==> flow/design.v <==
`timescale 1ns/10ps
module des_core (
    input         clk,           
    input         rst,           
    input         en,            
    input         start,         
    input  [63:0] data_in,       
    input  [63:0] key_in,        
    input         decrypt,       
    output [63:0] data_out,      
    output        done           
);
localparam IDLE    = 2'd0;
localparam COMPUTE = 2'd1;
localparam DONE    = 2'd2;
(* fsm_encoding = "auto" *) reg [1:0] state, state_next;
reg [3:0] round_cnt, round_cnt_next;   
reg [31:0] l_reg, l_reg_next;
reg [31:0] r_reg, r_reg_next;
reg [63:0] output_reg, output_reg_next;
reg done_reg, done_reg_next;
reg [27:0] c_reg, c_reg_next;
reg [27:0] d_reg, d_reg_next;
reg [47:0] current_subkey_reg, current_subkey_next;
reg decrypt_reg, decrypt_reg_next;
function automatic [63:0] initial_permutation;
    input [63:0] data;
    begin
        initial_permutation = {
            data[6], data[14], data[22], data[30], data[38], data[46], data[54], data[62],
            data[4], data[12], data[20], data[28], data[36], data[44], data[52], data[60],
            data[2], data[10], data[18], data[26], data[34], data[42], data[50], data[58],
            data[0], data[8], data[16], data[24], data[32], data[40], data[48], data[56],
            data[7], data[15], data[23], data[31], data[39], data[47], data[55], data[63],
            data[5], data[13], data[21], data[29], data[37], data[45], data[53], data[61],
            data[3], data[11], data[19], data[27], data[35], data[43], data[51], data[59],
            data[1], data[9], data[17], data[25], data[33], data[41], data[49], data[57]
        };
    end
endfunction
function automatic [63:0] final_permutation;
    input [63:0] data;
    begin
        final_permutation = {
            data[24], data[56], data[16], data[48], data[8], data[40], data[0], data[32],
            data[25], data[57], data[17], data[49], data[9], data[41], data[1], data[33],
            data[26], data[58], data[18], data[50], data[10], data[42], data[2], data[34],
            data[27], data[59], data[19], data[51], data[11], data[43], data[3], data[35],
            data[28], data[60], data[20], data[52], data[12], data[44], data[4], data[36],
            data[29], data[61], data[21], data[53], data[13], data[45], data[5], data[37],
            data[30], data[62], data[22], data[54], data[14], data[46], data[6], data[38],
            data[31], data[63], data[23], data[55], data[15], data[47], data[7], data[39]
        };
    end
endfunction
function automatic [55:0] pc1;
    input [63:0] key;
    begin
        pc1 = {
            key[7], key[15], key[23], key[31], key[39], key[47], key[55],
            key[63], key[6], key[14], key[22], key[30], key[38], key[46],
            key[54], key[62], key[5], key[13], key[21], key[29], key[37],
            key[45], key[53], key[61], key[4], key[12], key[20], key[28],
            key[1], key[9], key[17], key[25], key[33], key[41], key[49],
            key[57], key[2], key[10], key[18], key[26], key[34], key[42],
            key[50], key[58], key[3], key[11], key[19], key[27], key[35],
            key[43], key[51], key[59], key[36], key[44], key[52], key[60]
        };
    end
endfunction
function automatic [47:0] pc2;
    input [55:0] key;
    begin
        pc2 = {
            key[42], key[39], key[45], key[32], key[55], key[51],
            key[53], key[28], key[41], key[50], key[35], key[46],
            key[33], key[37], key[44], key[52], key[30], key[48],
            key[40], key[49], key[29], key[36], key[43], key[54],
            key[15], key[4], key[25], key[19], key[9], key[1],
            key[26], key[16], key[5], key[11], key[23], key[8],
            key[12], key[7], key[17], key[0], key[22], key[3],
            key[10], key[14], key[6], key[20], key[27], key[24]
        };
    end
endfunction
function automatic [27:0] rotate_left28;
    input [27:0] value;
    input [1:0] amount;
    begin
        case (amount)
            2'd1: rotate_left28 = {value[26:0], value[27]};
            2'd2: rotate_left28 = {value[25:0], value[27:26]};
            default: rotate_left28 = value;
        endcase
    end
endfunction
function automatic [27:0] rotate_right28;
    input [27:0] value;
    input [1:0] amount;
    begin
        case (amount)
            2'd1: rotate_right28 = {value[0], value[27:1]};
            2'd2: rotate_right28 = {value[1:0], value[27:2]};
            default: rotate_right28 = value;
        endcase
    end
endfunction
function automatic [1:0] shift_amount;
    input [3:0] round_index;
    begin
        case (round_index)
            4'd0,
            4'd1,
            4'd8,
            4'd15: shift_amount = 2'd1;
            default: shift_amount = 2'd2;
        endcase
    end
endfunction
function automatic [55:0] compute_cd_after_16_shifts;
    input [55:0] cd_in;
    reg [27:0] c_tmp;
    reg [27:0] d_tmp;
    integer idx;
    begin
        c_tmp = cd_in[55:28];
        d_tmp = cd_in[27:0];
        for (idx = 0; idx < 16; idx = idx + 1) begin
            c_tmp = rotate_left28(c_tmp, shift_amount(idx[3:0]));
            d_tmp = rotate_left28(d_tmp, shift_amount(idx[3:0]));
        end
        compute_cd_after_16_shifts = {c_tmp, d_tmp};
    end
endfunction
function automatic [47:0] expansion;
    input [31:0] data;
    begin
        expansion = {
            data[0], data[31], data[30], data[29], data[28], data[27],
            data[28], data[27], data[26], data[25], data[24], data[23],
            data[24], data[23], data[22], data[21], data[20], data[19],
            data[20], data[19], data[18], data[17], data[16], data[15],
            data[16], data[15], data[14], data[13], data[12], data[11],
            data[12], data[11], data[10], data[9], data[8], data[7],
            data[8], data[7], data[6], data[5], data[4], data[3],
            data[4], data[3], data[2], data[1], data[0], data[31]
        };
    end
endfunction
function automatic [3:0] sbox1;
    input [5:0] data;
    reg [1:0] row;
    reg [3:0] col;
    begin
        row = {data[5], data[0]};
        col = data[4:1];
        case ({row, col})
            6'h00: sbox1 = 4'hE; 6'h01: sbox1 = 4'h4; 6'h02: sbox1 = 4'hD; 6'h03: sbox1 = 4'h1;
            6'h04: sbox1 = 4'h2; 6'h05: sbox1 = 4'hF; 6'h06: sbox1 = 4'hB; 6'h07: sbox1 = 4'h8;
            6'h08: sbox1 = 4'h3; 6'h09: sbox1 = 4'hA; 6'h0A: sbox1 = 4'h6; 6'h0B: sbox1 = 4'hC;
            6'h0C: sbox1 = 4'h5; 6'h0D: sbox1 = 4'h9; 6'h0E: sbox1 = 4'h0; 6'h0F: sbox1 = 4'h7;
            6'h10: sbox1 = 4'h0; 6'h11: sbox1 = 4'hF; 6'h12: sbox1 = 4'h7; 6'h13: sbox1 = 4'h4;
            6'h14: sbox1 = 4'hE; 6'h15: sbox1 = 4'h2; 6'h16: sbox1 = 4'hD; 6'h17: sbox1 = 4'h1;
            6'h18: sbox1 = 4'hA; 6'h19: sbox1 = 4'h6; 6'h1A: sbox1 = 4'hC; 6'h1B: sbox1 = 4'hB;
            6'h1C: sbox1 = 4'h9; 6'h1D: sbox1 = 4'h5; 6'h1E: sbox1 = 4'h3; 6'h1F: sbox1 = 4'h8;
            6'h20: sbox1 = 4'h4; 6'h21: sbox1 = 4'h1; 6'h22: sbox1 = 4'hE; 6'h23: sbox1 = 4'h8;
            6'h24: sbox1 = 4'hD; 6'h25: sbox1 = 4'h6; 6'h26: sbox1 = 4'h2; 6'h27: sbox1 = 4'hB;
            6'h28: sbox1 = 4'hF; 6'h29: sbox1 = 4'hC; 6'h2A: sbox1 = 4'h9; 6'h2B: sbox1 = 4'h7;
            6'h2C: sbox1 = 4'h3; 6'h2D: sbox1 = 4'hA; 6'h2E: sbox1 = 4'h5; 6'h2F: sbox1 = 4'h0;
            6'h30: sbox1 = 4'hF; 6'h31: sbox1 = 4'hC; 6'h32: sbox1 = 4'h8; 6'h33: sbox1 = 4'h2;
            6'h34: sbox1 = 4'h4; 6'h35: sbox1 = 4'h9; 6'h36: sbox1 = 4'h1; 6'h37: sbox1 = 4'h7;
            6'h38: sbox1 = 4'h5; 6'h39: sbox1 = 4'hB; 6'h3A: sbox1 = 4'h3; 6'h3B: sbox1 = 4'hE;
            6'h3C: sbox1 = 4'hA; 6'h3D: sbox1 = 4'h0; 6'h3E: sbox1 = 4'h6; 6'h3F: sbox1 = 4'hD;
        endcase
    end
endfunction
function automatic [3:0] sbox2;
    input [5:0] data;
    reg [1:0] row;
    reg [3:0] col;
    begin
        row = {data[5], data[0]};
        col = data[4:1];
        case ({row, col})
            6'h00: sbox2 = 4'hF; 6'h01: sbox2 = 4'h1; 6'h02: sbox2 = 4'h8; 6'h03: sbox2 = 4'hE;
            6'h04: sbox2 = 4'h6; 6'h05: sbox2 = 4'hB; 6'h06: sbox2 = 4'h3; 6'h07: sbox2 = 4'h4;
            6'h08: sbox2 = 4'h9; 6'h09: sbox2 = 4'h7; 6'h0A: sbox2 = 4'h2; 6'h0B: sbox2 = 4'hD;
            6'h0C: sbox2 = 4'hC; 6'h0D: sbox2 = 4'h0; 6'h0E: sbox2 = 4'h5; 6'h0F: sbox2 = 4'hA;
            6'h10: sbox2 = 4'h3; 6'h11: sbox2 = 4'hD; 6'h12: sbox2 = 4'h4; 6'h13: sbox2 = 4'h7;
            6'h14: sbox2 = 4'hF; 6'h15: sbox2 = 4'h2; 6'h16: sbox2 = 4'h8; 6'h17: sbox2 = 4'hE;
            6'h18: sbox2 = 4'hC; 6'h19: sbox2 = 4'h0; 6'h1A: sbox2 = 4'h1; 6'h1B: sbox2 = 4'hA;
            6'h1C: sbox2 = 4'h6; 6'h1D: sbox2 = 4'h9; 6'h1E: sbox2 = 4'hB; 6'h1F: sbox2 = 4'h5;
            6'h20: sbox2 = 4'h0; 6'h21: sbox2 = 4'hE; 6'h22: sbox2 = 4'h7; 6'h23: sbox2 = 4'hB;
            6'h24: sbox2 = 4'hA; 6'h25: sbox2 = 4'h4; 6'h26: sbox2 = 4'hD; 6'h27: sbox2 = 4'h1;
            6'h28: sbox2 = 4'h5; 6'h29: sbox2 = 4'h8; 6'h2A: sbox2 = 4'hC; 6'h2B: sbox2 = 4'h6;
            6'h2C: sbox2 = 4'h9; 6'h2D: sbox2 = 4'h3; 6'h2E: sbox2 = 4'h2; 6'h2F: sbox2 = 4'hF;
            6'h30: sbox2 = 4'hD; 6'h31: sbox2 = 4'h8; 6'h32: sbox2 = 4'hA; 6'h33: sbox2 = 4'h1;
            6'h34: sbox2 = 4'h3; 6'h35: sbox2 = 4'hF; 6'h36: sbox2 = 4'h4; 6'h37: sbox2 = 4'h2;
            6'h38: sbox2 = 4'hB; 6'h39: sbox2 = 4'h6; 6'h3A: sbox2 = 4'h7; 6'h3B: sbox2 = 4'hC;
            6'h3C: sbox2 = 4'h0; 6'h3D: sbox2 = 4'h5; 6'h3E: sbox2 = 4'hE; 6'h3F: sbox2 = 4'h9;
        endcase
    end
endfunction
function automatic [3:0] sbox3;
    input [5:0] data;
    reg [1:0] row;
    reg [3:0] col;
    begin
        row = {data[5], data[0]};
        col = data[4:1];
        case ({row, col})
            6'h00: sbox3 = 4'hA; 6'h01: sbox3 = 4'h0; 6'h02: sbox3 = 4'h9; 6'h03: sbox3 = 4'hE;
            6'h04: sbox3 = 4'h6; 6'h05: sbox3 = 4'h3; 6'h06: sbox3 = 4'hF; 6'h07: sbox3 = 4'h5;
            6'h08: sbox3 = 4'h1; 6'h09: sbox3 = 4'hD; 6'h0A: sbox3 = 4'hC; 6'h0B: sbox3 = 4'h7;
            6'h0C: sbox3 = 4'hB; 6'h0D: sbox3 = 4'h4; 6'h0E: sbox3 = 4'h2; 6'h0F: sbox3 = 4'h8;
            6'h10: sbox3 = 4'hD; 6'h11: sbox3 = 4'h7; 6'h12: sbox3 = 4'h0; 6'h13: sbox3 = 4'h9;
            6'h14: sbox3 = 4'h3; 6'h15: sbox3 = 4'h4; 6'h16: sbox3 = 4'h6; 6'h17: sbox3 = 4'hA;
            6'h18: sbox3 = 4'h2; 6'h19: sbox3 = 4'h8; 6'h1A: sbox3 = 4'h5; 6'h1B: sbox3 = 4'hE;
            6'h1C: sbox3 = 4'hC; 6'h1D: sbox3 = 4'hB; 6'h1E: sbox3 = 4'hF; 6'h1F: sbox3 = 4'h1;
            6'h20: sbox3 = 4'hD; 6'h21: sbox3 = 4'h6; 6'h22: sbox3 = 4'h4; 6'h23: sbox3 = 4'h9;
            6'h24: sbox3 = 4'h8; 6'h25: sbox3 = 4'hF; 6'h26: sbox3 = 4'h3; 6'h27: sbox3 = 4'h0;
            6'h28: sbox3 = 4'hB; 6'h29: sbox3 = 4'h1; 6'h2A: sbox3 = 4'h2; 6'h2B: sbox3 = 4'hC;
            6'h2C: sbox3 = 4'h5; 6'h2D: sbox3 = 4'hA; 6'h2E: sbox3 = 4'hE; 6'h2F: sbox3 = 4'h7;
            6'h30: sbox3 = 4'h1; 6'h31: sbox3 = 4'hA; 6'h32: sbox3 = 4'hD; 6'h33: sbox3 = 4'h0;
            6'h34: sbox3 = 4'h6; 6'h35: sbox3 = 4'h9; 6'h36: sbox3 = 4'h8; 6'h37: sbox3 = 4'h7;
            6'h38: sbox3 = 4'h4; 6'h39: sbox3 = 4'hF; 6'h3A: sbox3 = 4'hE; 6'h3B: sbox3 = 4'h3;
            6'h3C: sbox3 = 4'hB; 6'h3D: sbox3 = 4'h5; 6'h3E: sbox3 = 4'h2; 6'h3F: sbox3 = 4'hC;
        endcase
    end
endfunction
function automatic [3:0] sbox4;
    input [5:0] data;
    reg [1:0] row;
    reg [3:0] col;
    begin
        row = {data[5], data[0]};
        col = data[4:1];
        case ({row, col})
            6'h00: sbox4 = 4'h7; 6'h01: sbox4 = 4'hD; 6'h02: sbox4 = 4'hE; 6'h03: sbox4 = 4'h3;
            6'h04: sbox4 = 4'h0; 6'h05: sbox4 = 4'h6; 6'h06: sbox4 = 4'h9; 6'h07: sbox4 = 4'hA;
            6'h08: sbox4 = 4'h1; 6'h09: sbox4 = 4'h2; 6'h0A: sbox4 = 4'h8; 6'h0B: sbox4 = 4'h5;
            6'h0C: sbox4 = 4'hB; 6'h0D: sbox4 = 4'hC; 6'h0E: sbox4 = 4'h4; 6'h0F: sbox4 = 4'hF;
            6'h10: sbox4 = 4'hD; 6'h11: sbox4 = 4'h8; 6'h12: sbox4 = 4'hB; 6'h13: sbox4 = 4'h5;
            6'h14: sbox4 = 4'h6; 6'h15: sbox4 = 4'hF; 6'h16: sbox4 = 4'h0; 6'h17: sbox4 = 4'h3;
            6'h18: sbox4 = 4'h4; 6'h19: sbox4 = 4'h7; 6'h1A: sbox4 = 4'h2; 6'h1B: sbox4 = 4'hC;
            6'h1C: sbox4 = 4'h1; 6'h1D: sbox4 = 4'hA; 6'h1E: sbox4 = 4'hE; 6'h1F: sbox4 = 4'h9;
            6'h20: sbox4 = 4'hA; 6'h21: sbox4 = 4'h6; 6'h22: sbox4 = 4'h9; 6'h23: sbox4 = 4'h0;
            6'h24: sbox4 = 4'hC; 6'h25: sbox4 = 4'hB; 6'h26: sbox4 = 4'h7; 6'h27: sbox4 = 4'hD;
            6'h28: sbox4 = 4'hF; 6'h29: sbox4 = 4'h1; 6'h2A: sbox4 = 4'h3; 6'h2B: sbox4 = 4'hE;
            6'h2C: sbox4 = 4'h5; 6'h2D: sbox4 = 4'h2; 6'h2E: sbox4 = 4'h8; 6'h2F: sbox4 = 4'h4;
            6'h30: sbox4 = 4'h3; 6'h31: sbox4 = 4'hF; 6'h32: sbox4 = 4'h0; 6'h33: sbox4 = 4'h6;
            6'h34: sbox4 = 4'hA; 6'h35: sbox4 = 4'h1; 6'h36: sbox4 = 4'hD; 6'h37: sbox4 = 4'h8;
            6'h38: sbox4 = 4'h9; 6'h39: sbox4 = 4'h4; 6'h3A: sbox4 = 4'h5; 6'h3B: sbox4 = 4'hB;
            6'h3C: sbox4 = 4'hC; 6'h3D: sbox4 = 4'h7; 6'h3E: sbox4 = 4'h2; 6'h3F: sbox4 = 4'hE;
        endcase
    end
endfunction
function automatic [3:0] sbox5;
    input [5:0] data;
    reg [1:0] row;
    reg [3:0] col;
    begin
        row = {data[5], data[0]};
        col = data[4:1];
        case ({row, col})
            6'h00: sbox5 = 4'h2; 6'h01: sbox5 = 4'hC; 6'h02: sbox5 = 4'h4; 6'h03: sbox5 = 4'h1;
            6'h04: sbox5 = 4'h7; 6'h05: sbox5 = 4'hA; 6'h06: sbox5 = 4'hB; 6'h07: sbox5 = 4'h6;
            6'h08: sbox5 = 4'h8; 6'h09: sbox5 = 4'h5; 6'h0A: sbox5 = 4'h3; 6'h0B: sbox5 = 4'hF;
            6'h0C: sbox5 = 4'hD; 6'h0D: sbox5 = 4'h0; 6'h0E: sbox5 = 4'hE; 6'h0F: sbox5 = 4'h9;
            6'h10: sbox5 = 4'hE; 6'h11: sbox5 = 4'hB; 6'h12: sbox5 = 4'h2; 6'h13: sbox5 = 4'hC;
            6'h14: sbox5 = 4'h4; 6'h15: sbox5 = 4'h7; 6'h16: sbox5 = 4'hD; 6'h17: sbox5 = 4'h1;
            6'h18: sbox5 = 4'h5; 6'h19: sbox5 = 4'h0; 6'h1A: sbox5 = 4'hF; 6'h1B: sbox5 = 4'hA;
            6'h1C: sbox5 = 4'h3; 6'h1D: sbox5 = 4'h9; 6'h1E: sbox5 = 4'h8; 6'h1F: sbox5 = 4'h6;
            6'h20: sbox5 = 4'h4; 6'h21: sbox5 = 4'h2; 6'h22: sbox5 = 4'h1; 6'h23: sbox5 = 4'hB;
            6'h24: sbox5 = 4'hA; 6'h25: sbox5 = 4'hD; 6'h26: sbox5 = 4'h7; 6'h27: sbox5 = 4'h8;
            6'h28: sbox5 = 4'hF; 6'h29: sbox5 = 4'h9; 6'h2A: sbox5 = 4'hC; 6'h2B: sbox5 = 4'h5;
            6'h2C: sbox5 = 4'h6; 6'h2D: sbox5 = 4'h3; 6'h2E: sbox5 = 4'h0; 6'h2F: sbox5 = 4'hE;
            6'h30: sbox5 = 4'hB; 6'h31: sbox5 = 4'h8; 6'h32: sbox5 = 4'hC; 6'h33: sbox5 = 4'h7;
            6'h34: sbox5 = 4'h1; 6'h35: sbox5 = 4'hE; 6'h36: sbox5 = 4'h2; 6'h37: sbox5 = 4'hD;
            6'h38: sbox5 = 4'h6; 6'h39: sbox5 = 4'hF; 6'h3A: sbox5 = 4'h0; 6'h3B: sbox5 = 4'h9;
            6'h3C: sbox5 = 4'hA; 6'h3D: sbox5 = 4'h4; 6'h3E: sbox5 = 4'h5; 6'h3F: sbox5 = 4'h3;
        endcase
    end
endfunction
function automatic [3:0] sbox6;
    input [5:0] data;
    reg [1:0] row;
    reg [3:0] col;
    begin
        row = {data[5], data[0]};
        col = data[4:1];
        case ({row, col})
            6'h00: sbox6 = 4'hC; 6'h01: sbox6 = 4'h1; 6'h02: sbox6 = 4'hA; 6'h03: sbox6 = 4'hF;
            6'h04: sbox6 = 4'h9; 6'h05: sbox6 = 4'h2; 6'h06: sbox6 = 4'h6; 6'h07: sbox6 = 4'h8;
            6'h08: sbox6 = 4'h0; 6'h09: sbox6 = 4'hD; 6'h0A: sbox6 = 4'h3; 6'h0B: sbox6 = 4'h4;
            6'h0C: sbox6 = 4'hE; 6'h0D: sbox6 = 4'h7; 6'h0E: sbox6 = 4'h5; 6'h0F: sbox6 = 4'hB;
            6'h10: sbox6 = 4'hA; 6'h11: sbox6 = 4'hF; 6'h12: sbox6 = 4'h4; 6'h13: sbox6 = 4'h2;
            6'h14: sbox6 = 4'h7; 6'h15: sbox6 = 4'hC; 6'h16: sbox6 = 4'h9; 6'h17: sbox6 = 4'h5;
            6'h18: sbox6 = 4'h6; 6'h19: sbox6 = 4'h1; 6'h1A: sbox6 = 4'hD; 6'h1B: sbox6 = 4'hE;
            6'h1C: sbox6 = 4'h0; 6'h1D: sbox6 = 4'hB; 6'h1E: sbox6 = 4'h3; 6'h1F: sbox6 = 4'h8;
            6'h20: sbox6 = 4'h9; 6'h21: sbox6 = 4'hE; 6'h22: sbox6 = 4'hF; 6'h23: sbox6 = 4'h5;
            6'h24: sbox6 = 4'h2; 6'h25: sbox6 = 4'h8; 6'h26: sbox6 = 4'hC; 6'h27: sbox6 = 4'h3;
            6'h28: sbox6 = 4'h7; 6'h29: sbox6 = 4'h0; 6'h2A: sbox6 = 4'h4; 6'h2B: sbox6 = 4'hA;
            6'h2C: sbox6 = 4'h1; 6'h2D: sbox6 = 4'hD; 6'h2E: sbox6 = 4'hB; 6'h2F: sbox6 = 4'h6;
            6'h30: sbox6 = 4'h4; 6'h31: sbox6 = 4'h3; 6'h32: sbox6 = 4'h2; 6'h33: sbox6 = 4'hC;
            6'h34: sbox6 = 4'h9; 6'h35: sbox6 = 4'h5; 6'h36: sbox6 = 4'hF; 6'h37: sbox6 = 4'hA;
            6'h38: sbox6 = 4'hB; 6'h39: sbox6 = 4'hE; 6'h3A: sbox6 = 4'h1; 6'h3B: sbox6 = 4'h7;
            6'h3C: sbox6 = 4'h6; 6'h3D: sbox6 = 4'h0; 6'h3E: sbox6 = 4'h8; 6'h3F: sbox6 = 4'hD;
        endcase
    end
endfunction
function automatic [3:0] sbox7;
    input [5:0] data;
    reg [1:0] row;
    reg [3:0] col;
    begin
        row = {data[5], data[0]};
        col = data[4:1];
        case ({row, col})
            6'h00: sbox7 = 4'h4; 6'h01: sbox7 = 4'hB; 6'h02: sbox7 = 4'h2; 6'h03: sbox7 = 4'hE;
            6'h04: sbox7 = 4'hF; 6'h05: sbox7 = 4'h0; 6'h06: sbox7 = 4'h8; 6'h07: sbox7 = 4'hD;
            6'h08: sbox7 = 4'h3; 6'h09: sbox7 = 4'hC; 6'h0A: sbox7 = 4'h9; 6'h0B: sbox7 = 4'h7;
            6'h0C: sbox7 = 4'h5; 6'h0D: sbox7 = 4'hA; 6'h0E: sbox7 = 4'h6; 6'h0F: sbox7 = 4'h1;
            6'h10: sbox7 = 4'hD; 6'h11: sbox7 = 4'h0; 6'h12: sbox7 = 4'hB; 6'h13: sbox7 = 4'h7;
            6'h14: sbox7 = 4'h4; 6'h15: sbox7 = 4'h9; 6'h16: sbox7 = 4'h1; 6'h17: sbox7 = 4'hA;
            6'h18: sbox7 = 4'hE; 6'h19: sbox7 = 4'h3; 6'h1A: sbox7 = 4'h5; 6'h1B: sbox7 = 4'hC;
            6'h1C: sbox7 = 4'h2; 6'h1D: sbox7 = 4'hF; 6'h1E: sbox7 = 4'h8; 6'h1F: sbox7 = 4'h6;
            6'h20: sbox7 = 4'h1; 6'h21: sbox7 = 4'h4; 6'h22: sbox7 = 4'hB; 6'h23: sbox7 = 4'hD;
            6'h24: sbox7 = 4'hC; 6'h25: sbox7 = 4'h3; 6'h26: sbox7 = 4'h7; 6'h27: sbox7 = 4'hE;
            6'h28: sbox7 = 4'hA; 6'h29: sbox7 = 4'hF; 6'h2A: sbox7 = 4'h6; 6'h2B: sbox7 = 4'h8;
            6'h2C: sbox7 = 4'h0; 6'h2D: sbox7 = 4'h5; 6'h2E: sbox7 = 4'h9; 6'h2F: sbox7 = 4'h2;
            6'h30: sbox7 = 4'h6; 6'h31: sbox7 = 4'hB; 6'h32: sbox7 = 4'hD; 6'h33: sbox7 = 4'h8;
            6'h34: sbox7 = 4'h1; 6'h35: sbox7 = 4'h4; 6'h36: sbox7 = 4'hA; 6'h37: sbox7 = 4'h7;
            6'h38: sbox7 = 4'h9; 6'h39: sbox7 = 4'h5; 6'h3A: sbox7 = 4'h0; 6'h3B: sbox7 = 4'hF;
            6'h3C: sbox7 = 4'hE; 6'h3D: sbox7 = 4'h2; 6'h3E: sbox7 = 4'h3; 6'h3F: sbox7 = 4'hC;
        endcase
    end
endfunction
function automatic [3:0] sbox8;
    input [5:0] data;
    reg [1:0] row;
    reg [3:0] col;
    begin
        row = {data[5], data[0]};
        col = data[4:1];
        case ({row, col})
            6'h00: sbox8 = 4'hD; 6'h01: sbox8 = 4'h2; 6'h02: sbox8 = 4'h8; 6'h03: sbox8 = 4'h4;
            6'h04: sbox8 = 4'h6; 6'h05: sbox8 = 4'hF; 6'h06: sbox8 = 4'hB; 6'h07: sbox8 = 4'h1;
            6'h08: sbox8 = 4'hA; 6'h09: sbox8 = 4'h9; 6'h0A: sbox8 = 4'h3; 6'h0B: sbox8 = 4'hE;
            6'h0C: sbox8 = 4'h5; 6'h0D: sbox8 = 4'h0; 6'h0E: sbox8 = 4'hC; 6'h0F: sbox8 = 4'h7;
            6'h10: sbox8 = 4'h1; 6'h11: sbox8 = 4'hF; 6'h12: sbox8 = 4'hD; 6'h13: sbox8 = 4'h8;
            6'h14: sbox8 = 4'hA; 6'h15: sbox8 = 4'h3; 6'h16: sbox8 = 4'h7; 6'h17: sbox8 = 4'h4;
            6'h18: sbox8 = 4'hC; 6'h19: sbox8 = 4'h5; 6'h1A: sbox8 = 4'h6; 6'h1B: sbox8 = 4'hB;
            6'h1C: sbox8 = 4'h0; 6'h1D: sbox8 = 4'hE; 6'h1E: sbox8 = 4'h9; 6'h1F: sbox8 = 4'h2;
            6'h20: sbox8 = 4'h7; 6'h21: sbox8 = 4'hB; 6'h22: sbox8 = 4'h4; 6'h23: sbox8 = 4'h1;
            6'h24: sbox8 = 4'h9; 6'h25: sbox8 = 4'hC; 6'h26: sbox8 = 4'hE; 6'h27: sbox8 = 4'h2;
            6'h28: sbox8 = 4'h0; 6'h29: sbox8 = 4'h6; 6'h2A: sbox8 = 4'hA; 6'h2B: sbox8 = 4'hD;
            6'h2C: sbox8 = 4'hF; 6'h2D: sbox8 = 4'h3; 6'h2E: sbox8 = 4'h5; 6'h2F: sbox8 = 4'h8;
            6'h30: sbox8 = 4'h2; 6'h31: sbox8 = 4'h1; 6'h32: sbox8 = 4'hE; 6'h33: sbox8 = 4'h7;
            6'h34: sbox8 = 4'h4; 6'h35: sbox8 = 4'hA; 6'h36: sbox8 = 4'h8; 6'h37: sbox8 = 4'hD;
            6'h38: sbox8 = 4'hF; 6'h39: sbox8 = 4'hC; 6'h3A: sbox8 = 4'h9; 6'h3B: sbox8 = 4'h0;
            6'h3C: sbox8 = 4'h3; 6'h3D: sbox8 = 4'h5; 6'h3E: sbox8 = 4'h6; 6'h3F: sbox8 = 4'hB;
        endcase
    end
endfunction
function automatic [31:0] pbox;
    input [31:0] data;
    begin
        pbox = {
            data[16], data[25], data[12], data[11], data[3], data[20], data[4], data[15],
            data[31], data[17], data[9], data[6], data[27], data[14], data[1], data[22],
            data[30], data[24], data[8], data[18], data[0], data[5], data[29], data[23],
            data[13], data[19], data[2], data[26], data[10], data[21], data[28], data[7]
        };
    end
endfunction
function automatic [31:0] f_function;
    input [31:0] r;
    input [47:0] subkey;
    reg [47:0] expanded;
    reg [47:0] xored;
    reg [31:0] sbox_out;
    begin
        expanded = expansion(r);
        xored = expanded ^ subkey;
        sbox_out = {
            sbox1(xored[47:42]),
            sbox2(xored[41:36]),
            sbox3(xored[35:30]),
            sbox4(xored[29:24]),
            sbox5(xored[23:18]),
            sbox6(xored[17:12]),
            sbox7(xored[11:6]),
            sbox8(xored[5:0])
        };
        f_function = pbox(sbox_out);
    end
endfunction
wire [55:0] pc1_key;
wire [55:0] decrypt_cd_seed;
wire [27:0] c_seed_wire;
wire [27:0] d_seed_wire;
assign pc1_key = pc1(key_in);
assign decrypt_cd_seed = compute_cd_after_16_shifts(pc1_key);
assign c_seed_wire = pc1_key[55:28];
assign d_seed_wire = pc1_key[27:0];
wire [63:0] ip_data;
wire [31:0] f_out;
assign ip_data = initial_permutation(data_in);
assign f_out = f_function(r_reg, current_subkey_reg);
always @(*) begin
    state_next = state;
    round_cnt_next = round_cnt;
    l_reg_next = l_reg;
    r_reg_next = r_reg;
    output_reg_next = output_reg;
    done_reg_next = 1'b0;
    c_reg_next = c_reg;
    d_reg_next = d_reg;
    current_subkey_next = current_subkey_reg;
    decrypt_reg_next = decrypt_reg;
    case (state)
        IDLE: begin
            if (start) begin
                decrypt_reg_next = decrypt;
                l_reg_next = ip_data[63:32];
                r_reg_next = ip_data[31:0];
                round_cnt_next = 4'd0;
                if (decrypt) begin
                    c_reg_next = decrypt_cd_seed[55:28];
                    d_reg_next = decrypt_cd_seed[27:0];
                end else begin
                    c_reg_next = rotate_left28(c_seed_wire, shift_amount(4'd0));
                    d_reg_next = rotate_left28(d_seed_wire, shift_amount(4'd0));
                end
                current_subkey_next = pc2({c_reg_next, d_reg_next});
                state_next = COMPUTE;
            end
        end
        COMPUTE: begin
            if (round_cnt < 4'd15) begin
                l_reg_next = r_reg;
                r_reg_next = l_reg ^ f_out;
                round_cnt_next = round_cnt + 4'd1;
                if (!decrypt_reg) begin
                    c_reg_next = rotate_left28(c_reg, shift_amount(round_cnt + 4'd1));
                    d_reg_next = rotate_left28(d_reg, shift_amount(round_cnt + 4'd1));
                end else begin
                    c_reg_next = rotate_right28(c_reg, shift_amount(4'd15 - round_cnt));
                    d_reg_next = rotate_right28(d_reg, shift_amount(4'd15 - round_cnt));
                end
                current_subkey_next = pc2({c_reg_next, d_reg_next});
            end else begin
                l_reg_next = r_reg;
                r_reg_next = l_reg ^ f_out;
                state_next = DONE;
            end
        end
        DONE: begin
            output_reg_next = final_permutation({r_reg, l_reg});
            done_reg_next = 1'b1;
            if (start) begin
                decrypt_reg_next = decrypt;
                l_reg_next = ip_data[63:32];
                r_reg_next = ip_data[31:0];
                round_cnt_next = 4'd0;
                if (decrypt) begin
                    c_reg_next = decrypt_cd_seed[55:28];
                    d_reg_next = decrypt_cd_seed[27:0];
                end else begin
                    c_reg_next = rotate_left28(c_seed_wire, shift_amount(4'd0));
                    d_reg_next = rotate_left28(d_seed_wire, shift_amount(4'd0));
                end
                current_subkey_next = pc2({c_reg_next, d_reg_next});
                state_next = COMPUTE;
            end else begin
                state_next = IDLE;
            end
        end
        default: state_next = IDLE;
    endcase
end
always @(posedge clk or posedge rst) begin
    if (rst) begin
        state <= IDLE;
        round_cnt <= 4'd0;
        l_reg <= 32'd0;
        r_reg <= 32'd0;
        output_reg <= 64'd0;
        done_reg <= 1'b0;
        c_reg <= 28'd0;
        d_reg <= 28'd0;
        current_subkey_reg <= 48'd0;
        decrypt_reg <= 1'b0;
    end else if (en) begin
        state <= state_next;
        round_cnt <= round_cnt_next;
        l_reg <= l_reg_next;
        r_reg <= r_reg_next;
        output_reg <= output_reg_next;
        done_reg <= done_reg_next;
        c_reg <= c_reg_next;
        d_reg <= d_reg_next;
        current_subkey_reg <= current_subkey_next;
        decrypt_reg <= decrypt_reg_next;
    end
end
assign data_out = output_reg;
assign done = done_reg;
endmodule
`timescale 1ns/10ps
module crc_sort_core(
    input wire clk,
    input wire rst,
    input wire en,
    input wire start,
    input wire [127:0] data_in,
    input wire [2:0] fn_sel,
    output reg [127:0] data_out,
    output reg done
);
localparam CRC_GEN = 3'b011;
localparam SORT    = 3'b100;
wire sort_start;
wire sort_en;
wire [127:0] sort_data_out;
wire sort_done;
wire crc_start;
wire crc_en;
wire [127:0] crc_data_out;
wire crc_done;
assign sort_start = (fn_sel == SORT) ? start : 1'b0;
assign crc_start  = (fn_sel == CRC_GEN) ? start : 1'b0;
assign sort_en = (fn_sel == SORT) && en;
assign crc_en  = (fn_sel == CRC_GEN) && en;
sort_core sort_inst (
    .clk(clk),
    .rst(rst),
    .en(sort_en),
    .start(sort_start),
    .data_in(data_in),
    .data_out(sort_data_out),
    .done(sort_done)
);
crc_core crc_inst (
    .clk(clk),
    .rst(rst),
    .en(crc_en),
    .start(crc_start),
    .data_in(data_in),
    .data_out(crc_data_out),
    .done(crc_done)
);
always @(*) begin
    case (fn_sel)
        SORT: begin
            data_out = sort_data_out;
            done = sort_done;
        end
        CRC_GEN: begin
            data_out = crc_data_out;
            done = crc_done;
        end
        default: begin
            data_out = 128'd0;
            done = 1'b0;
        end
    endcase
end
endmodule
module crc_core(
    input wire clk,
    input wire rst,
    input wire en,
    input wire start,
    input wire [127:0] data_in,
    output reg [127:0] data_out,
    output reg done
);
localparam [2:0] CRC_POLY = 3'b101;   
function automatic [2:0] crc_update_byte;
    input [2:0] crc_in;
    input [7:0] data_byte;
    integer idx;
    reg [2:0] crc_tmp;
    begin
        crc_tmp = crc_in;
        for (idx = 0; idx < 8; idx = idx + 1) begin
            if (crc_tmp[2] ^ data_byte[7 - idx]) begin
                crc_tmp = {crc_tmp[1:0], 1'b0} ^ CRC_POLY;
            end else begin
                crc_tmp = {crc_tmp[1:0], 1'b0};
            end
        end
        crc_update_byte = crc_tmp;
    end
endfunction
localparam IDLE = 2'd0;
localparam COMPUTE = 2'd1;
localparam DONE = 2'd2;
(* fsm_encoding = "auto" *) reg [1:0] state, state_next;
reg [2:0] crc_reg, crc_reg_next;
reg [4:0] byte_cnt, byte_cnt_next;
reg [127:0] data_reg, data_reg_next;
wire [7:0] current_byte;
assign current_byte = data_reg[127:120];
always @(*) begin
    state_next = state;
    crc_reg_next = crc_reg;
    byte_cnt_next = byte_cnt;
    data_reg_next = data_reg;
    done = 1'b0;
    case (state)
        IDLE: begin
            if (start) begin
                state_next = COMPUTE;
                crc_reg_next = 3'b000;  
                byte_cnt_next = 5'd0;
                data_reg_next = data_in;
            end
        end
        COMPUTE: begin
            if (byte_cnt < 5'd16) begin
                crc_reg_next = crc_update_byte(crc_reg, current_byte);
                data_reg_next = {data_reg[119:0], 8'd0};
                byte_cnt_next = byte_cnt + 5'd1;
            end else begin
                state_next = DONE;
            end
        end
        DONE: begin
            done = 1'b1;
            state_next = IDLE;
        end
        default: begin
            state_next = IDLE;
        end
    endcase
end
always @(*) begin
    data_out = {125'd0, crc_reg};
end
always @(posedge clk or posedge rst) begin
    if (rst) begin
        state <= IDLE;
        crc_reg <= 3'b000;
        byte_cnt <= 5'd0;
        data_reg <= 128'd0;
    end else if (en) begin
        state <= state_next;
        crc_reg <= crc_reg_next;
        byte_cnt <= byte_cnt_next;
        data_reg <= data_reg_next;
    end
end
endmodule
module sort_core(
    input wire clk,
    input wire rst,
    input wire en,
    input wire start,
    input wire [127:0] data_in,
    output reg [127:0] data_out,
    output reg done
);
localparam IDLE = 2'd0;
localparam SORT = 2'd1;
localparam DONE = 2'd2;
(* fsm_encoding = "auto" *) reg [1:0] state, state_next;
reg [4:0] cycle_cnt, cycle_cnt_next;
reg [7:0] sort_array [0:15];
reg [7:0] sort_array_next [0:15];
integer i;
always @(*) begin
    state_next = state;
    cycle_cnt_next = cycle_cnt;
    done = 1'b0;
    for (i = 0; i < 16; i = i + 1) begin
        sort_array_next[i] = sort_array[i];
    end
    case (state)
        IDLE: begin
            if (start) begin
                state_next = SORT;
                cycle_cnt_next = 5'd0;
                sort_array_next[0]  = data_in[7:0];
                sort_array_next[1]  = data_in[15:8];
                sort_array_next[2]  = data_in[23:16];
                sort_array_next[3]  = data_in[31:24];
                sort_array_next[4]  = data_in[39:32];
                sort_array_next[5]  = data_in[47:40];
                sort_array_next[6]  = data_in[55:48];
                sort_array_next[7]  = data_in[63:56];
                sort_array_next[8]  = data_in[71:64];
                sort_array_next[9]  = data_in[79:72];
                sort_array_next[10] = data_in[87:80];
                sort_array_next[11] = data_in[95:88];
                sort_array_next[12] = data_in[103:96];
                sort_array_next[13] = data_in[111:104];
                sort_array_next[14] = data_in[119:112];
                sort_array_next[15] = data_in[127:120];
            end
        end
        SORT: begin
            case (cycle_cnt)
                5'd0, 5'd2, 5'd4, 5'd6, 5'd8, 5'd10, 5'd12, 5'd14, 5'd16: begin
                    if (sort_array[0] < sort_array[1]) begin
                        sort_array_next[0] = sort_array[1];
                        sort_array_next[1] = sort_array[0];
                    end else begin
                        sort_array_next[0] = sort_array[0];
                        sort_array_next[1] = sort_array[1];
                    end
                    if (sort_array[2] < sort_array[3]) begin
                        sort_array_next[2] = sort_array[3];
                        sort_array_next[3] = sort_array[2];
                    end else begin
                        sort_array_next[2] = sort_array[2];
                        sort_array_next[3] = sort_array[3];
                    end
                    if (sort_array[4] < sort_array[5]) begin
                        sort_array_next[4] = sort_array[5];
                        sort_array_next[5] = sort_array[4];
                    end else begin
                        sort_array_next[4] = sort_array[4];
                        sort_array_next[5] = sort_array[5];
                    end
                    if (sort_array[6] < sort_array[7]) begin
                        sort_array_next[6] = sort_array[7];
                        sort_array_next[7] = sort_array[6];
                    end else begin
                        sort_array_next[6] = sort_array[6];
                        sort_array_next[7] = sort_array[7];
                    end
                    if (sort_array[8] < sort_array[9]) begin
                        sort_array_next[8] = sort_array[9];
                        sort_array_next[9] = sort_array[8];
                    end else begin
                        sort_array_next[8] = sort_array[8];
                        sort_array_next[9] = sort_array[9];
                    end
                    if (sort_array[10] < sort_array[11]) begin
                        sort_array_next[10] = sort_array[11];
                        sort_array_next[11] = sort_array[10];
                    end else begin
                        sort_array_next[10] = sort_array[10];
                        sort_array_next[11] = sort_array[11];
                    end
                    if (sort_array[12] < sort_array[13]) begin
                        sort_array_next[12] = sort_array[13];
                        sort_array_next[13] = sort_array[12];
                    end else begin
                        sort_array_next[12] = sort_array[12];
                        sort_array_next[13] = sort_array[13];
                    end
                    if (sort_array[14] < sort_array[15]) begin
                        sort_array_next[14] = sort_array[15];
                        sort_array_next[15] = sort_array[14];
                    end else begin
                        sort_array_next[14] = sort_array[14];
                        sort_array_next[15] = sort_array[15];
                    end
                    cycle_cnt_next = cycle_cnt + 1;
                    if (cycle_cnt == 5'd16) begin
                        state_next = DONE;
                    end
                end
                5'd1, 5'd3, 5'd5, 5'd7, 5'd9, 5'd11, 5'd13, 5'd15: begin
                    if (sort_array[1] < sort_array[2]) begin
                        sort_array_next[1] = sort_array[2];
                        sort_array_next[2] = sort_array[1];
                    end else begin
                        sort_array_next[1] = sort_array[1];
                        sort_array_next[2] = sort_array[2];
                    end
                    if (sort_array[3] < sort_array[4]) begin
                        sort_array_next[3] = sort_array[4];
                        sort_array_next[4] = sort_array[3];
                    end else begin
                        sort_array_next[3] = sort_array[3];
                        sort_array_next[4] = sort_array[4];
                    end
                    if (sort_array[5] < sort_array[6]) begin
                        sort_array_next[5] = sort_array[6];
                        sort_array_next[6] = sort_array[5];
                    end else begin
                        sort_array_next[5] = sort_array[5];
                        sort_array_next[6] = sort_array[6];
                    end
                    if (sort_array[7] < sort_array[8]) begin
                        sort_array_next[7] = sort_array[8];
                        sort_array_next[8] = sort_array[7];
                    end else begin
                        sort_array_next[7] = sort_array[7];
                        sort_array_next[8] = sort_array[8];
                    end
                    if (sort_array[9] < sort_array[10]) begin
                        sort_array_next[9] = sort_array[10];
                        sort_array_next[10] = sort_array[9];
                    end else begin
                        sort_array_next[9] = sort_array[9];
                        sort_array_next[10] = sort_array[10];
                    end
                    if (sort_array[11] < sort_array[12]) begin
                        sort_array_next[11] = sort_array[12];
                        sort_array_next[12] = sort_array[11];
                    end else begin
                        sort_array_next[11] = sort_array[11];
                        sort_array_next[12] = sort_array[12];
                    end
                    if (sort_array[13] < sort_array[14]) begin
                        sort_array_next[13] = sort_array[14];
                        sort_array_next[14] = sort_array[13];
                    end else begin
                        sort_array_next[13] = sort_array[13];
                        sort_array_next[14] = sort_array[14];
                    end
                    cycle_cnt_next = cycle_cnt + 1;
                end
                default: begin
                    state_next = DONE;
                end
            endcase
        end
        DONE: begin
            done = 1'b1;
            state_next = IDLE;
        end
        default: begin
            state_next = IDLE;
        end
    endcase
end
always @(*) begin
    data_out = {sort_array[0],  sort_array[1],  sort_array[2],  sort_array[3],
                sort_array[4],  sort_array[5],  sort_array[6],  sort_array[7],
                sort_array[8],  sort_array[9],  sort_array[10], sort_array[11],
                sort_array[12], sort_array[13], sort_array[14], sort_array[15]};
end
always @(posedge clk or posedge rst) begin
    if (rst) begin
        state <= IDLE;
        cycle_cnt <= 5'd0;
        for (i = 0; i < 16; i = i + 1) begin
            sort_array[i] <= 8'd0;
        end
    end else if (en) begin
        state <= state_next;
        cycle_cnt <= cycle_cnt_next;
        for (i = 0; i < 16; i = i + 1) begin
            sort_array[i] <= sort_array_next[i];
        end
    end
end
endmodule
`timescale 1ns/10ps
module IOTDF( clk, rst, in_en, iot_in, fn_sel, busy, valid, iot_out);
input          clk;
input          rst;
input          in_en;
input  [7:0]   iot_in;
input  [2:0]   fn_sel;
output         busy;
output         valid;
output [127:0] iot_out;
localparam DES_ENCRYPT = 3'b001;
localparam DES_DECRYPT = 3'b010;
localparam CRC_GEN     = 3'b011;
localparam SORT        = 3'b100;
localparam IDLE    = 2'd0;
localparam LOAD    = 2'd1;
(* fsm_encoding = "auto" *) reg [1:0]   current_state, next_state;
reg [3:0]   load_cnt, load_cnt_next;
reg         load_sel, load_sel_next;
reg [127:0] data_buf0, data_buf0_next;
reg [127:0] data_buf1, data_buf1_next;
reg [1:0]   buffer_full, buffer_full_next;
reg         compute_sel, compute_sel_next;
reg         compute_active, compute_active_next;
reg         busy_reg, busy_reg_next;
reg [127:0] result_reg, result_reg_next;
reg         valid_reg, valid_reg_next;
reg         des_start_reg, des_start_reg_next;
reg         crc_sort_start_reg, crc_sort_start_reg_next;
reg         des_en_reg, des_en_reg_next;
reg         crc_sort_en_reg, crc_sort_en_reg_next;
(* synopsys_clock_gating = "true" *) wire enable;
function automatic [127:0] write_byte;
    input [127:0] word_in;
    input [3:0]  byte_idx;
    input [7:0]  byte_value;
    begin
        write_byte = word_in;
        case (byte_idx)
            4'd0:  write_byte[7:0]       = byte_value;
            4'd1:  write_byte[15:8]      = byte_value;
            4'd2:  write_byte[23:16]     = byte_value;
            4'd3:  write_byte[31:24]     = byte_value;
            4'd4:  write_byte[39:32]     = byte_value;
            4'd5:  write_byte[47:40]     = byte_value;
            4'd6:  write_byte[55:48]     = byte_value;
            4'd7:  write_byte[63:56]     = byte_value;
            4'd8:  write_byte[71:64]     = byte_value;
            4'd9:  write_byte[79:72]     = byte_value;
            4'd10: write_byte[87:80]     = byte_value;
            4'd11: write_byte[95:88]     = byte_value;
            4'd12: write_byte[103:96]    = byte_value;
            4'd13: write_byte[111:104]   = byte_value;
            4'd14: write_byte[119:112]   = byte_value;
            4'd15: write_byte[127:120]   = byte_value;
            default: write_byte = word_in;
        endcase
    end
endfunction
wire [127:0] compute_data;
wire [63:0]  des_data_in;
wire [63:0]  des_key_in;
wire         des_decrypt;
wire [63:0]  des_data_out;
wire         des_done;
wire         mode_is_des;
wire         mode_is_crc_sort;
assign compute_data   = (compute_sel == 1'b0) ? data_buf0 : data_buf1;
assign mode_is_des    = (fn_sel == DES_ENCRYPT) || (fn_sel == DES_DECRYPT);
assign mode_is_crc_sort = (fn_sel == CRC_GEN) || (fn_sel == SORT);
assign des_decrypt    = (fn_sel == DES_DECRYPT);
assign des_data_in    = mode_is_des ? compute_data[63:0] : 64'd0;
assign des_key_in     = mode_is_des ? compute_data[127:64] : 64'd0;
des_core des_inst (
    .clk(clk),
    .rst(rst),
    .en(des_en_reg),
    .start(des_start_reg),
    .data_in(des_data_in),
    .key_in(des_key_in),
    .decrypt(des_decrypt),
    .data_out(des_data_out),
    .done(des_done)
);
wire [127:0] crc_sort_data_in;
wire [127:0] crc_sort_data_out;
wire         crc_sort_done;
assign crc_sort_data_in = mode_is_crc_sort ? compute_data : 128'd0;
crc_sort_core crc_sort_inst (
    .clk(clk),
    .rst(rst),
    .en(crc_sort_en_reg),
    .start(crc_sort_start_reg),
    .data_in(crc_sort_data_in),
    .fn_sel(fn_sel),
    .data_out(crc_sort_data_out),
    .done(crc_sort_done)
);
assign busy    = busy_reg;
assign valid   = valid_reg;
assign iot_out = result_reg;
always @(*) begin
    load_cnt_next = load_cnt;
    load_sel_next = load_sel;
    data_buf0_next = data_buf0;
    data_buf1_next = data_buf1;
    buffer_full_next = buffer_full;
    compute_sel_next = compute_sel;
    compute_active_next = compute_active;
    result_reg_next = result_reg;
    valid_reg_next = 1'b0;
    busy_reg_next = busy_reg;
    des_start_reg_next = 1'b0;
    crc_sort_start_reg_next = 1'b0;
    next_state = current_state;
    des_en_reg_next = des_en_reg;
    crc_sort_en_reg_next = crc_sort_en_reg;
    case (current_state)
        IDLE: begin
            if (in_en) begin
                if (!buffer_full[0]) begin
                    load_sel_next = 1'b0;
                    load_cnt_next = 4'd1;
                    data_buf0_next = write_byte(128'd0, 4'd0, iot_in);
                    next_state = LOAD;
                    busy_reg_next = 1'b0;
                end else if (!buffer_full[1]) begin
                    load_sel_next = 1'b1;
                    load_cnt_next = 4'd1;
                    data_buf1_next = write_byte(128'd0, 4'd0, iot_in);
                    next_state = LOAD;
                    busy_reg_next = 1'b0;
                end else begin
                    next_state = IDLE;
                    busy_reg_next = 1'b1;
                end
            end else begin
                next_state = IDLE;
            end
        end
        LOAD: begin
            if (in_en) begin
                next_state = LOAD;
                if (load_sel == 1'b0) begin
                    data_buf0_next = write_byte(data_buf0, load_cnt, iot_in);
                    if (load_cnt == 4'd15) begin
                        load_cnt_next = 4'd0;
                        buffer_full_next[0] = 1'b1;
                        next_state = IDLE;
                        if (buffer_full[1])
                            busy_reg_next = 1'b1;
                    end else begin
                        load_cnt_next = load_cnt + 4'd1;
                        if ((load_cnt == 4'd14) && buffer_full[1])
                            busy_reg_next = 1'b1;
                    end
                end else begin
                    data_buf1_next = write_byte(data_buf1, load_cnt, iot_in);
                    if (load_cnt == 4'd15) begin
                        load_cnt_next = 4'd0;
                        buffer_full_next[1] = 1'b1;
                        next_state = IDLE;
                        if (buffer_full[0])
                            busy_reg_next = 1'b1;
                    end else begin
                        load_cnt_next = load_cnt + 4'd1;
                        if ((load_cnt == 4'd14) && buffer_full[0])
                            busy_reg_next = 1'b1;
                    end
                end
            end else begin
                next_state = LOAD;
            end
        end
        default: begin
            next_state = IDLE;
        end
    endcase
    if (compute_active) begin
        if (mode_is_des) begin
            if (des_done) begin
                result_reg_next = {compute_data[127:64], des_data_out};
                valid_reg_next = 1'b1;
                buffer_full_next[compute_sel] = 1'b0;
                compute_active_next = 1'b0;
                busy_reg_next = 1'b0;
            end
        end else if (mode_is_crc_sort) begin
            if (crc_sort_done) begin
                result_reg_next = crc_sort_data_out;
                valid_reg_next = 1'b1;
                buffer_full_next[compute_sel] = 1'b0;
                compute_active_next = 1'b0;
                busy_reg_next = 1'b0;
            end
        end else begin
            if (des_done || crc_sort_done) begin
                buffer_full_next[compute_sel] = 1'b0;
                compute_active_next = 1'b0;
                busy_reg_next = 1'b0;
            end
        end
    end
    if (!compute_active_next) begin
        if (buffer_full_next[0] || buffer_full_next[1]) begin
            compute_sel_next = buffer_full_next[0] ? 1'b0 : 1'b1;
            compute_active_next = 1'b1;
            if (mode_is_des) begin
                des_start_reg_next = 1'b1;
            end else if (mode_is_crc_sort) begin
                crc_sort_start_reg_next = 1'b1;
            end
        end
    end
    des_en_reg_next = compute_active_next && mode_is_des;
    crc_sort_en_reg_next = compute_active_next && mode_is_crc_sort;
end
assign enable = in_en |
                      compute_active |
                      compute_active_next |
                      valid_reg |
                      valid_reg_next |
                      busy_reg |
                      busy_reg_next;
always @(posedge clk or posedge rst) begin
    if (rst) begin
        load_cnt            <= 4'd0;
        load_sel            <= 1'b0;
        data_buf0           <= 128'd0;
        data_buf1           <= 128'd0;
        buffer_full         <= 2'b00;
        compute_sel         <= 1'b0;
        compute_active      <= 1'b0;
        result_reg          <= 128'd0;
        valid_reg           <= 1'b0;
        busy_reg            <= 1'b0;
        des_start_reg       <= 1'b0;
        crc_sort_start_reg  <= 1'b0;
        des_en_reg          <= 1'b0;
        crc_sort_en_reg     <= 1'b0;
        current_state       <= IDLE;
    end else if (enable) begin
        load_cnt            <= load_cnt_next;
        load_sel            <= load_sel_next;
        data_buf0           <= data_buf0_next;
        data_buf1           <= data_buf1_next;
        buffer_full         <= buffer_full_next;
        compute_sel         <= compute_sel_next;
        compute_active      <= compute_active_next;
        result_reg          <= result_reg_next;
        valid_reg           <= valid_reg_next;
        busy_reg            <= busy_reg_next;
        des_start_reg       <= des_start_reg_next;
        crc_sort_start_reg  <= crc_sort_start_reg_next;
        des_en_reg          <= des_en_reg_next;
        crc_sort_en_reg     <= crc_sort_en_reg_next;
        current_state       <= next_state;
    end
end
endmodule
# Reports on IOTDF
# Tool output for the design above, in the order of the flow.
# Lines are those of the file above, counted from 1.
# Library cell names are shortened.
design:
  design: "IOTDF"
  clock: "clk"
  library: "sky130hd"
  pvt_corner: "tt_025C_1v80"

# Elaborated design
# Source: Yosys, flattened and elaborated. Widths are those after wreduce. Registers that Yosys merges into a memory's read port (data or address) are not register bits. Print and check cells do not count. Equal cells are merged and count once.
# Yosys's memory passes give these memory sizes; they may raise the number of words (mostly to a power of two), join words into wider ones and drop unused or constant bits.
word_totals:
  ff_bits: 914
  rom_bits: 2048
  mem_count: 8
  input_bits: 14
  output_inout_bits: 130
  elab_cells: 620
mem_list:
  columns: ["name", "size", "width", "rd", "write_ports", "line_no", "rtl"]
  rows:
  - ["(name not given)", 64, 4, 1, 0, 346, "case ({row, col})"]
  - ["(name not given)", 64, 4, 1, 0, 319, "case ({row, col})"]
  - ["(name not given)", 64, 4, 1, 0, 292, "case ({row, col})"]
  - ["(name not given)", 64, 4, 1, 0, 265, "case ({row, col})"]
  - ["(name not given)", 64, 4, 1, 0, 238, "case ({row, col})"]
  - ["(name not given)", 64, 4, 1, 0, 211, "case ({row, col})"]
# Memories not listed: 2.
classes:
  addsub: 6
  cmp: 17
  n_eq: 110
  n_shift: 2
  n_mux: 262
  bitwise: 28
  reduce_logical: 108
ops:
  columns: ["op", "n"]
  rows:
  - ["2-to-1 mux 128 bit", 17]
  - ["parallel mux 128 bit (select 2 bit)", 4]
  - ["2-to-1 mux 8 bit", 64]
  - ["parallel mux 8 bit (select 2 bit)", 30]
  - ["parallel mux 28 bit (select 2 bit)", 6]
  - ["OR reduction 15 bit", 16]
  - ["2-to-1 mux 28 bit", 8]
  - ["AND reduction 8 bit", 16]
  - ["parallel mux 32 bit (select 2 bit)", 2]
  - ["2-to-1 mux 64 bit", 2]
  - ["< comparator 8 bit", 15]
  - ["AND reduction 7 bit", 16]
  - ["parallel mux 48 bit (select 2 bit)", 1]
  - ["2-to-1 mux 48 bit", 2]
  - ["AND reduction 6 bit", 15]
  - ["2-to-1 mux 3 bit", 24]
  - ["inequality test 2 bit with constant B", 34]
  - ["2-to-1 mux 32 bit", 2]
  - ["2-to-1 mux 1 bit", 55]
  - ["inequality test 3 bit with constant B", 17]
  - ["equality test 4 bit with constant B", 12]
  - ["bitwise XOR 48 bit", 1]
  - ["2-to-1 mux 2 bit", 22]
  - ["equality test 5 x 4 -> 1 bit with constant B", 8]
  - ["bitwise XOR 32 bit", 1]
  - ["2-to-1 mux 4 bit", 7]
  - ["AND reduction 4 bit", 5]
  - ["equality test 5 x 3 -> 1 bit with constant B", 4]
# Other operator kinds: 49; their cells: 127.

# Longest topological paths
# Longest topological path by Yosys (ltp), each cell counted once; first at word level (registers and memories cut), then after technology mapping (sequential cells cut; the memories' decode and read muxes count).
depth:
  word_depth: 32
  ABC_AREA: 0
  mapped_depth: 12
  mapped_depth_nobuf: 11

# Mapped cells and area
# Yosys stat after the flow's synthesis: flattened, memories mapped to cells. It holds for the ABC_AREA given above (unset counts as 0); a run with the other value may have another netlist.
types:
  columns: ["cell", "n", "type_area_um2"]
  rows:
  - ["dfrtp_1", 865, 2.16E+04]
  - ["o21ai_0", 788, 3.94E+03]
  - ["nand2_1", 944, 3.54E+03]
  - ["mux2i_1", 246, 2.46E+03]
  - ["ha_1", 180, 2252.16]
  - ["a21oi_1", 416, 2.08E+03]
  - ["clkbuf_1", 366, 1.37E+03]
  - ["mux2_2", 110, 1.24E+03]
  - ["nor2_1", 303, 1.14E+03]
  - ["a221o_1", 104, 1.04E+03]
  - ["nor3_1", 170, 850.816]
  - ["xnor2_1", 74, 648.122]
  - ["a211oi_1", 86, 645.619]
  - ["xor2_1", 72, 630.605]
  - ["a311oi_1", 63, 551.779]
  - ["a22oi_1", 71, 533.011]
  - ["inv_1", 141, 529.258]
  - ["a21o_1", 63, 472.954]
# Not listed: further types 63, cells in them 532.
mapped:
  stdcells: 5594
  area_um2: 49397.4
  seqArea_um2: 21750.9
  ff_cells: 869
# By module: a second synthesis without flattening, with its own total; a netlist apart from the flattened one above.
hier_totals:
  cells_unflattened: 5754
  hier_area_um2: 55470.7
# Rows give one instance, submodules left out.
modules:
  columns: ["mod", "instances", "n_cells", "mod_area_um2", "seq_area_um2"]
  rows:
  - ["IOTDF", 1, 1656, 19671.4, 10035.9]
  - ["des_core", 1, 1994, 16668.5, 4830.9]
  - ["sort_core", 1, 1216, 10450.0, 3404.5]
  - ["crc_core", 1, 724, 7333.3, 3479.6]
  - ["crc_sort_core", 1, 164, 1347.5, 0.0]

# Worst setup path after synthesis
# Source: OpenSTA report_checks on the synthesized netlist (no wires, ideal clock, input and output delay 20% of the period each), path of least setup slack; recovery checks are left aside. Register names are those of the netlist, which keeps one name where synthesis merged equal registers.
synth_path:
  path_kind: "input to register"
  startpoint: "input port fn_sel[0]"
  endpoint: "register crc_sort_inst.sort_inst.sort_array[12][0]"
  period_ns: 5.0
  input_delay_ns: 1.000
  setup_time_ns: 0.125
  t_first_pin_ns: 1.000
  arrival_ns: 2.825
  slack_ns: 2.051
  path_delay_ns: 1.950
  stages: 8
  synth_period_reached_ns: 2.949
# "path_delay_ns" = arrival - input delay + setup time.
# "stages" counts driving pins, that of a launching flip-flop among them; a cell with two outputs on the path counts twice.
# "synth_period_reached_ns" = period - worst setup slack (recovery checks aside). The figure is calculated, with input and output delays left at 20% of the set period.
# Between the ends stands the longest chain of elaborated cells between them, by number of cells; it is not shown to be the way that was timed. Of several equally long chains one is given.
# Each line given opens the expression or statement behind the cell; cells for indexed reads and writes are added by Yosys, which also makes memories of some case tables.
synth_between:
  cell_sequence: "nand2b_1 -> nor2_2 -> nand3_1 -> a31oi_2 -> o21ai_1 -> nor2b_1 -> buf_2 -> mux2_2"
  elab_chain_len: 5
synth_rtl:
  columns: ["element", "line_no", "rtl"]
  rows:
  - ["from (decl)", 862, "input  [2:0]   fn_sel;"]
  - ["equality test 3 x 2 -> 1 bit", 925, "assign mode_is_crc_sort = (fn_sel == CRC_GEN) || (fn_sel == SORT);"]
  - ["logical OR 1 bit", 925, null]
  - ["2-to-1 mux 128 bit", 943, "assign crc_sort_data_in = mode_is_crc_sort ? compute_data : 128'd0;"]
  - ["2-to-1 mux 8 bit", 683, "if (start) begin"]
  - ["parallel mux 8 bit (select 2 bit)", 681, "case (state)"]
  - ["to (assign)", 845, "sort_array[i] <= 8'd0;"]
  - ["to (assign)", 851, "sort_array[i] <= sort_array_next[i];"]
  - ["to (decl)", 671, "reg [7:0] sort_array [0:15];"]

# Timing after layout
# Path of least setup slack in the final report of record 1 (OpenROAD, finished layout, wires in). Where an end is a register, its clock arrival counts in the times.
layout_path:
  path_kind: "register to register"
  startpoint: "register des_inst.current_subkey_reg[2]"
  endpoint: "register des_inst.r_reg[27]"
  period_ns: 5.51
  setup_time_ns: 0.11
  t_first_pin_ns: 0.72
  arrival_ns: 4.33
  slack_ns: 1.77
  stages: 9
# Between the ends stands the longest chain of elaborated cells between them, by number of cells; it is not shown to be the way that was timed. Of several equally long chains one is given.
# The chain passes a memory read, where the word-level depth is cut; so it can be longer than that depth.
layout_between:
  cell_sequence: "dfrtp_1 -> xor2_1 -> ha_1 -> mux4_2 -> nor2b_1 -> a31oi_1 -> xor2_1 -> nor3_1 -> o32a_1"
  elab_chain_len: 4
layout_rtl:
  columns: ["element", "line_no", "rtl"]
  rows:
  - ["from (decl)", 24, "reg [47:0] current_subkey_reg, current_subkey_next;"]
  - ["from (assign)", 493, "current_subkey_reg <= 48'd0;"]
  - ["from (assign)", 504, "current_subkey_reg <= current_subkey_next;"]
  - ["bitwise XOR 48 bit", 385, "xored = expanded ^ subkey;"]
  - ["memory read (64 x 4 bit)", 346, "case ({row, col})"]
  - ["bitwise XOR 32 bit", 443, "r_reg_next = l_reg ^ f_out;"]
  - ["parallel mux 32 bit (select 2 bit)", 422, "case (state)"]
  - ["to (assign)", 488, "r_reg <= 32'd0;"]
  - ["to (assign)", 499, "r_reg <= r_reg_next;"]
  - ["to (decl)", 19, "reg [31:0] r_reg, r_reg_next;"]

# Flow measurements of IOTDF on sky130hd: 6 stored runs with different settings, listed in no order. Input and output delays are each 20% of the period that was set; the output load is 0.01 pF.
# By "worst_setup_path_time_ns" is meant the share of the clock period that the worst setup path is allowed (20% is reserved at inputs, 20% at outputs), minus its slack. Clock arrival times at its registers enter into it.
runs:
  - name: "record 1"
    settings:
      ABC_AREA: 0
      CAP_MARGIN: 25
      CELL_PAD_IN_SITES_DETAIL_PLACEMENT: 1
      CORE_MARGIN: 2
      CORE_UTILIZATION: 25
      CTS_CLUSTER_DIAMETER: 389
      GPL_ROUTABILITY_DRIVEN: 1
      MAX_ROUTING_LAYER: "met5"
      MIN_ROUTING_LAYER: "met1"
      PLACE_DENSITY_LB_ADDON: 0.09
      TNS_END_PERCENT: 15
      period_ns: 5.51
      SLEW_MARGIN: 20
    results:
      post_synth_area_um2: 49397.4
      worstSetupSlack_ns: 1.771
      die_footprint_um2: 201161.0
      cell_area_final_um2: 57791.7
      worst_setup_path_time_ns: 3.74
      critical_path_kind: "register to register"
  - name: "record 2"
    settings:
      CAP_MARGIN: 5
      CELL_PAD_IN_SITES_DETAIL_PLACEMENT: 2
      CORE_UTILIZATION: 42
      CTS_CLUSTER_DIAMETER: 292
      HOLD_SLACK_MARGIN: 0.09
      TNS_END_PERCENT: 10
      period_ns: 5.0
      CORE_MARGIN: 2
      SLEW_MARGIN: 20
    results:
      post_synth_area_um2: 49397.4
      worstSetupSlack_ns: 0.731
      die_footprint_um2: 120371.0
      cell_area_final_um2: 56065.0
      worst_setup_path_time_ns: 4.27
      critical_path_kind: "register to register"
  - name: "record 3"
    settings:
      ABC_AREA: 0
      CAP_MARGIN: 25
      CELL_PAD_IN_SITES_DETAIL_PLACEMENT: 1
      CORE_MARGIN: 6
      CORE_UTILIZATION: 39
      CTS_CLUSTER_DIAMETER: 389
      GPL_ROUTABILITY_DRIVEN: 1
      MAX_ROUTING_LAYER: "met5"
      MIN_ROUTING_LAYER: "met1"
      PLACE_DENSITY: 0.36
      TNS_END_PERCENT: 15
      period_ns: 5.51
      SLEW_MARGIN: 20
    results:
      post_synth_area_um2: 49397.4
      worstSetupSlack_ns: 1.913
      die_footprint_um2: 135347.0
      cell_area_final_um2: 56497.9
      worst_setup_path_time_ns: 3.60
      critical_path_kind: "register to register"
  - name: "record 4"
    settings:
      CAP_MARGIN: 5
      CELL_PAD_IN_SITES_DETAIL_PLACEMENT: 2
      CORE_UTILIZATION: 42
      TNS_END_PERCENT: 10
      period_ns: 5.0
      CORE_MARGIN: 2
      SLEW_MARGIN: 20
    results:
      post_synth_area_um2: 49397.4
      worstSetupSlack_ns: 0.731
      die_footprint_um2: 120371.0
      cell_area_final_um2: 56065.0
      worst_setup_path_time_ns: 4.27
      critical_path_kind: "register to register"
  - name: "record 5"
    settings:
      CAP_MARGIN: 15
      CORE_MARGIN: 7
      CORE_UTILIZATION: 28
      MAX_ROUTING_LAYER: "met5"
      MIN_ROUTING_LAYER: "met2"
      PLACE_DENSITY_LB_ADDON: 0.22
      TNS_END_PERCENT: 95
      period_ns: 3.31
      SLEW_MARGIN: 20
    results:
      post_synth_area_um2: 49397.4
      worstSetupSlack_ns: 0.050
      die_footprint_um2: 188373.0
      cell_area_final_um2: 59311.9
      worst_setup_path_time_ns: 3.26
      critical_path_kind: "register to register"
  - name: "record 6"
    settings:
      CAP_MARGIN: 5
      CELL_PAD_IN_SITES_DETAIL_PLACEMENT: 1
      CORE_UTILIZATION: 42
      CTS_CLUSTER_DIAMETER: 292
      GPL_TIMING_DRIVEN: 0
      HOLD_SLACK_MARGIN: 0.09
      MAX_ROUTING_LAYER: "met4"
      PLACE_DENSITY_LB_ADDON: 0.2
      TNS_END_PERCENT: 100
      period_ns: 5.0
      CORE_MARGIN: 2
      SLEW_MARGIN: 20
    results:
      post_synth_area_um2: 49397.4
      worstSetupSlack_ns: 0.627
      die_footprint_um2: 120371.0
      cell_area_final_um2: 57037.2
      worst_setup_path_time_ns: 3.37
      critical_path_kind: "input to register"
